==> flow/design.v <==
module alu #(parameter DATA_WIDTH = 32, OP = 3)
(
    input wire start,
    input wire clk,
    input wire reset_n,
    input wire [DATA_WIDTH - 1 : 0] A,
    input wire [DATA_WIDTH - 1 : 0] B,
    input wire [OP - 1 : 0] op,
    output reg [DATA_WIDTH - 1 : 0] result,
    output reg done
);
  localparam AND = 3'b000;   
  localparam OR  = 3'b001;   
  localparam ADD = 3'b010;   
  localparam NOP = 3'b011;   
  localparam SUB = 3'b100;   
  localparam MUL = 3'b101;   
  localparam SLT = 3'b110;   
  reg done_reg;
  reg [DATA_WIDTH - 1 : 0] result_reg;
  always @(posedge clk or negedge reset_n) begin
    if (!reset_n) begin
      result_reg <= 32'h00000000;
    end
    else begin
      if(start) begin
        case (op)
          AND: result_reg <=  A & B;
          OR : result_reg <=  A | B;
          ADD: result_reg <=  A + B;
          SUB: result_reg <=  A - B;
          MUL: result_reg <=  A * B;
          SLT: result_reg <= (A < B) ? 32'b1 : 32'b0;
          default: result_reg <= 32'h00000000;
        endcase
      end
    end
  end
  always @(posedge clk or negedge reset_n) begin
    if(!reset_n) begin
      done_reg <= 1'b0;
    end
    else begin
      if(start && (op != NOP)) begin
        done_reg <= 1'b1;
      end
      else begin
        done_reg <= 1'b0;
      end
    end
  end
  always @(posedge clk or negedge reset_n) begin
    if (!reset_n) begin
      done <= 1'b0;
    end
    else begin
      done <= done_reg;
    end
  end
  always @(posedge clk or negedge reset_n) begin
    if (!reset_n) begin
      result <= 32'h00000000;
    end
    else begin
      result <= result_reg;
    end
  end
endmodule
-- Step by step through the tools: alu
The steps from the RTL of alu to its reports follow in flow order.
Lines are those of the file above, counted from 1.
Operators: Yosys type, input widths -> output width; for muxes data width and select width s.
Cell names lack the library's common part.
Not given: -
- top: alu
- clock port: clk
- cell library: sky130hd
- timing corner: tt_025C_1v80

-- Word level
Yosys after proc, flatten, opt, wreduce and memory -nomap, before mapping. Enables and synchronous resets that opt folds into registers are not counted as muxes. Memory bits, and registers merged into a memory's read port (data or address), are not among the register bits. Print and check cells are not counted. Equal cells are merged and count once.
- noted register bits: 66
- bits in latches at 0
- memory bits (writable) at 0
- ROM bits: 0
- noted clocked read ports x word width: 0
- memories kept at 0
- bits of input ports: 70
- add/subtract/negate cells: 2
- multipliers: 1
- div/mod/pow operators at 0
- noted order comparisons: 1
- noted eq/ne operators: 6
- noted shift operators: 0
- multiplexer cells at 3
- bitwise operators: 2
- reduce/logical cells at 2
- operators with widths (cell ; count):
    $mul 32x32->32 ; 1
    $pmux 32 s6 ; 1
    $add 32x32->32 ; 1
    $sub 32x32->32 ; 1
    $lt 32x32->1 ; 1
    $and 32x32->32 ; 1
    $or 32x32->32 ; 1
    $eq 3x3->1 const B ; 3
    $eq 3x1->1 const B ; 1
    $eq 3x2->1 const B ; 1
    $ne 3x2->1 const B ; 1
    $logic_not 3->1 ; 1
    $mux 1 ; 2
    $logic_and 1x1->1 ; 1

-- Longest topological paths
Yosys ltp: most cells in a row. Word level: on the elaborated netlist, between registers, memories and ports. Mapped: between sequential cells and ports; inverters and the memories' decode and read muxes count.
- noted depth after elaboration: 3
- ABC_AREA at 0
- depth in mapped cells: 29
- depth with buffers taken out at 26

-- Netlist
Source: synth_stat.txt of the flow (Yosys; design flattened, memories mapped). It holds for the ABC_AREA given above (unset counts as 0); a run with the other value may have another netlist.
The area totals of this step are shown rounded.
- standard cells after synthesis at 2621
- noted chip area (Yosys): 22000 um^2
- sequential part of the area: 1650 um^2
- noted mapped flip-flops: 66
- buffers at 129
- cell types (cell type ; count ; total area (um^2)):
    fa_1 ; 410 ; 8.21E+03
    ha_1 ; 219 ; 2.74E+03
    inv_1 ; 457 ; 1.72E+03
    dfrtp_1 ; 66 ; 1.65E+03
    nor2_1 ; 384 ; 1.44E+03
    nand2_1 ; 289 ; 1084.79
    xnor2_1 ; 71 ; 621.846
    a21oi_1 ; 99 ; 495.475
    clkbuf_1 ; 104 ; 390.374
    o21ai_0 ; 76 ; 380.365
    xor2_1 ; 25 ; 218.96
    a21o_1 ; 21 ; 157.651
    a22oi_1 ; 20 ; 150.144
    a211oi_1 ; 18 ; 135.13
    nor3_1 ; 25 ; 125.12
    nand3_1 ; 22 ; 110.106
    mux2i_1 ; 10 ; 100.096
    a221oi_1 ; 11 ; 96.342
Other cell types: 62; their cells: 294.

-- Timing after synthesis
Source: OpenSTA report_checks on the synthesized netlist (no wires, ideal clock, input and output delay 20% of the period each), path of least setup slack; recovery checks are left aside. Register names are those of the netlist, which keeps one name where synthesis merged equal registers.
- path type: input to register
- start: in B[2]
- end: reg result_reg[23]
- noted period: 9.5 ns
- noted setup time: 0.139 ns
- noted arrival: 8.778 ns
- noted setup slack: 0.583 ns
- noted delay of the path: 7.017 ns
- stages at 26
- noted path buffers: 3
- synthesis period reached at 8.917 ns
"delay of the path" = arrival - input delay + setup time.
"stages": output pins that drive a net of the path, with the launching flip-flop's if there is one; two outputs of one cell count as two.
"synthesis period reached" = period - worst setup slack (recovery checks aside). The figure is calculated, with input and output delays left at 20% of the set period.
Between the ends stands the longest chain of elaborated cells between them, by number of cells; it is not shown to be the way that was timed. Of several equally long chains one is given.
Each line given opens the expression or statement behind the cell; cells for indexed reads and writes are added by Yosys, which also makes memories of some case tables.
A register here has more assigning lines than the two given.
- path through: clkbuf_1 > inv_1 > clkbuf_1 > nor2_1 > fa_1 > inv_1 > fa_1 > fa_1 > fa_1 > inv_1 > fa_1 > inv_1 > fa_1 > inv_1 > fa_1 > fa_1 > ha_1 > clkbuf_1 > a211oi_1 > o21ai_0 > a31oi_1 > a21boi_1 > o21ai_0 > a311oi_1 > nor3_1 > or4_1
- length of the longest elaborated chain: 2
- elaborated cells between the ends (all ways): 4
- source lines of those cells at 4
- RTL lines, path after synthesis (what ; line ; source):
    from (decl) ; 7 ; input wire [DATA_WIDTH - 1 : 0] B,
    $mul 32x32->32 ; 32 ; MUL: result_reg <=  A * B;
    $pmux 32 s6 ; 27 ; case (op)
    to (assign) ; 28 ; AND: result_reg <=  A & B;
    to (assign) ; 29 ; OR : result_reg <=  A | B;
    to (decl) ; 20 ; reg [DATA_WIDTH - 1 : 0] result_reg;

-- Path in the finished layout
From the final timing report of run A: the path of least setup slack in the routed layout; clock arrival at registers is part of the times.
- path type: input to register
- start: in B[1]
- end: reg result_reg[30]
- noted period: 5.34 ns
- noted setup time: 0.15 ns
- noted arrival: 8.06 ns
- noted setup slack: -2.53 ns
- stages at 23
- noted path buffers: 3
Between the ends stands the longest chain of elaborated cells between them, by number of cells; it is not shown to be the way that was timed. Of several equally long chains one is given.
A register here has more assigning lines than the two given.
- path through: clkdlybuf4s50_1 > buf_12 > buf_4 > inv_6 > nor2_1 > fa_1 > inv_1 > fa_1 > fa_1 > inv_1 > fa_1 > fa_1 > fa_1 > fa_1 > ha_4 > nand2_2 > nor2_1 > and3_1 > a211o_1 > and3_4 > or3_1 > a31oi_1 > a32oi_1
- length of the longest elaborated chain: 2
- elaborated cells between the ends (all ways): 4
- source lines of those cells at 4
- RTL lines, path after layout (what ; line ; source):
    from (decl) ; 7 ; input wire [DATA_WIDTH - 1 : 0] B,
    $mul 32x32->32 ; 32 ; MUL: result_reg <=  A * B;
    $pmux 32 s6 ; 27 ; case (op)
    to (assign) ; 28 ; AND: result_reg <=  A & B;
    to (assign) ; 29 ; OR : result_reg <=  A | B;
    to (decl) ; 20 ; reg [DATA_WIDTH - 1 : 0] result_reg;

Add stored flow runs of alu

Flow measurements of alu on sky130hd: 2 stored runs with different settings, listed in no order. Input and output delays are each 20% of the period that was set; the output load is 0.01 pF.
"clock period achieved" is the run's clock period less its worst setup slack. It is reckoned from that one timing run; input and output delays stay at 20% of the period that was set.
"critical path time": the worst setup path's part of the clock period (all of it between registers, 20% less for each end at a port) less its slack. A launch clock that arrives late makes it longer, a capture clock that arrives late makes it shorter.
Values from the reports are rounded here.

Run A

==> flow/run.sh <==
#!/bin/bash
# the make line also repeats the synthesis and layout settings of config.mk as NAME=value (left out here)
make -C /OpenROAD-flow-scripts/flow DESIGN_CONFIG=/design/flow/config.mk WORK_HOME=/design/flow/orfs CLKGATE_MAP_FILE= finish
==> flow/config.mk <==
export PLATFORM = sky130hd
export DESIGN_NAME = alu
export DESIGN_NICKNAME = alu
export VERILOG_FILES = /design/flow/design.v
export SDC_FILE = /design/flow/constraint.sdc
export NUM_CORES = 4
export LEC_CHECK = 0
export CAP_MARGIN = 20
export CELL_PAD_IN_SITES_DETAIL_PLACEMENT = 2
export CORE_ASPECT_RATIO = 1.57
export CORE_MARGIN = 2
export CORE_UTILIZATION = 31
export CTS_CLUSTER_SIZE = 47
export HOLD_SLACK_MARGIN = 0.15
export PLACE_DENSITY_LB_ADDON = 0.1
export SLEW_MARGIN = 0
==> flow/constraint.sdc <==
create_clock -name core_clock -period 5.34 [get_ports {clk}]
set_input_delay 1.0680 -clock core_clock [delete_from_list [all_inputs] [get_ports {clk}]]
set_output_delay 1.0680 -clock core_clock [all_outputs]
set_load 0.01 [all_outputs]

Measured in run A:
- setup slack of the worst path: -2.53 ns
- noted the standard-cell area after routing: 31900 um^2
- clock period achieved at 7.874 ns
- Yosys chip area after synthesis at 22000 um^2
- utilization after routing at 45.4%
- post-route setup TNS at -49.6 ns
- noted the full die area: 73100 um^2
- worst hold slack after layout at 0.354 ns
- critical path time: 6.81 ns
- critical path kind: input to register

Run B

==> flow/run.sh <==
#!/bin/bash
# the make line also repeats the synthesis and layout settings of config.mk as NAME=value (left out here)
make -C /OpenROAD-flow-scripts/flow DESIGN_CONFIG=/design/flow/config.mk WORK_HOME=/design/flow/orfs CLKGATE_MAP_FILE= finish
==> flow/config.mk <==
export PLATFORM = sky130hd
export DESIGN_NAME = alu
export DESIGN_NICKNAME = alu
export VERILOG_FILES = /design/flow/design.v
export SDC_FILE = /design/flow/constraint.sdc
export NUM_CORES = 4
export LEC_CHECK = 0
export CAP_MARGIN = 20
export CORE_MARGIN = 2
export CORE_UTILIZATION = 45
export SLEW_MARGIN = 20
==> flow/constraint.sdc <==
create_clock -name core_clock -period 9.23 [get_ports {clk}]
set_input_delay 1.8460 -clock core_clock [delete_from_list [all_inputs] [get_ports {clk}]]
set_output_delay 1.8460 -clock core_clock [all_outputs]
set_load 0.01 [all_outputs]

Measured in run B:
- setup slack of the worst path: 0.237 ns
- noted the standard-cell area after routing: 25400 um^2
- clock period achieved at 8.993 ns
- Yosys chip area after synthesis at 22000 um^2
- utilization after routing at 52.4%
- post-route setup TNS at 0.000 ns
- noted the full die area: 50600 um^2
- worst hold slack after layout at 0.365 ns
- critical path time: 7.15 ns
- critical path kind: input to register
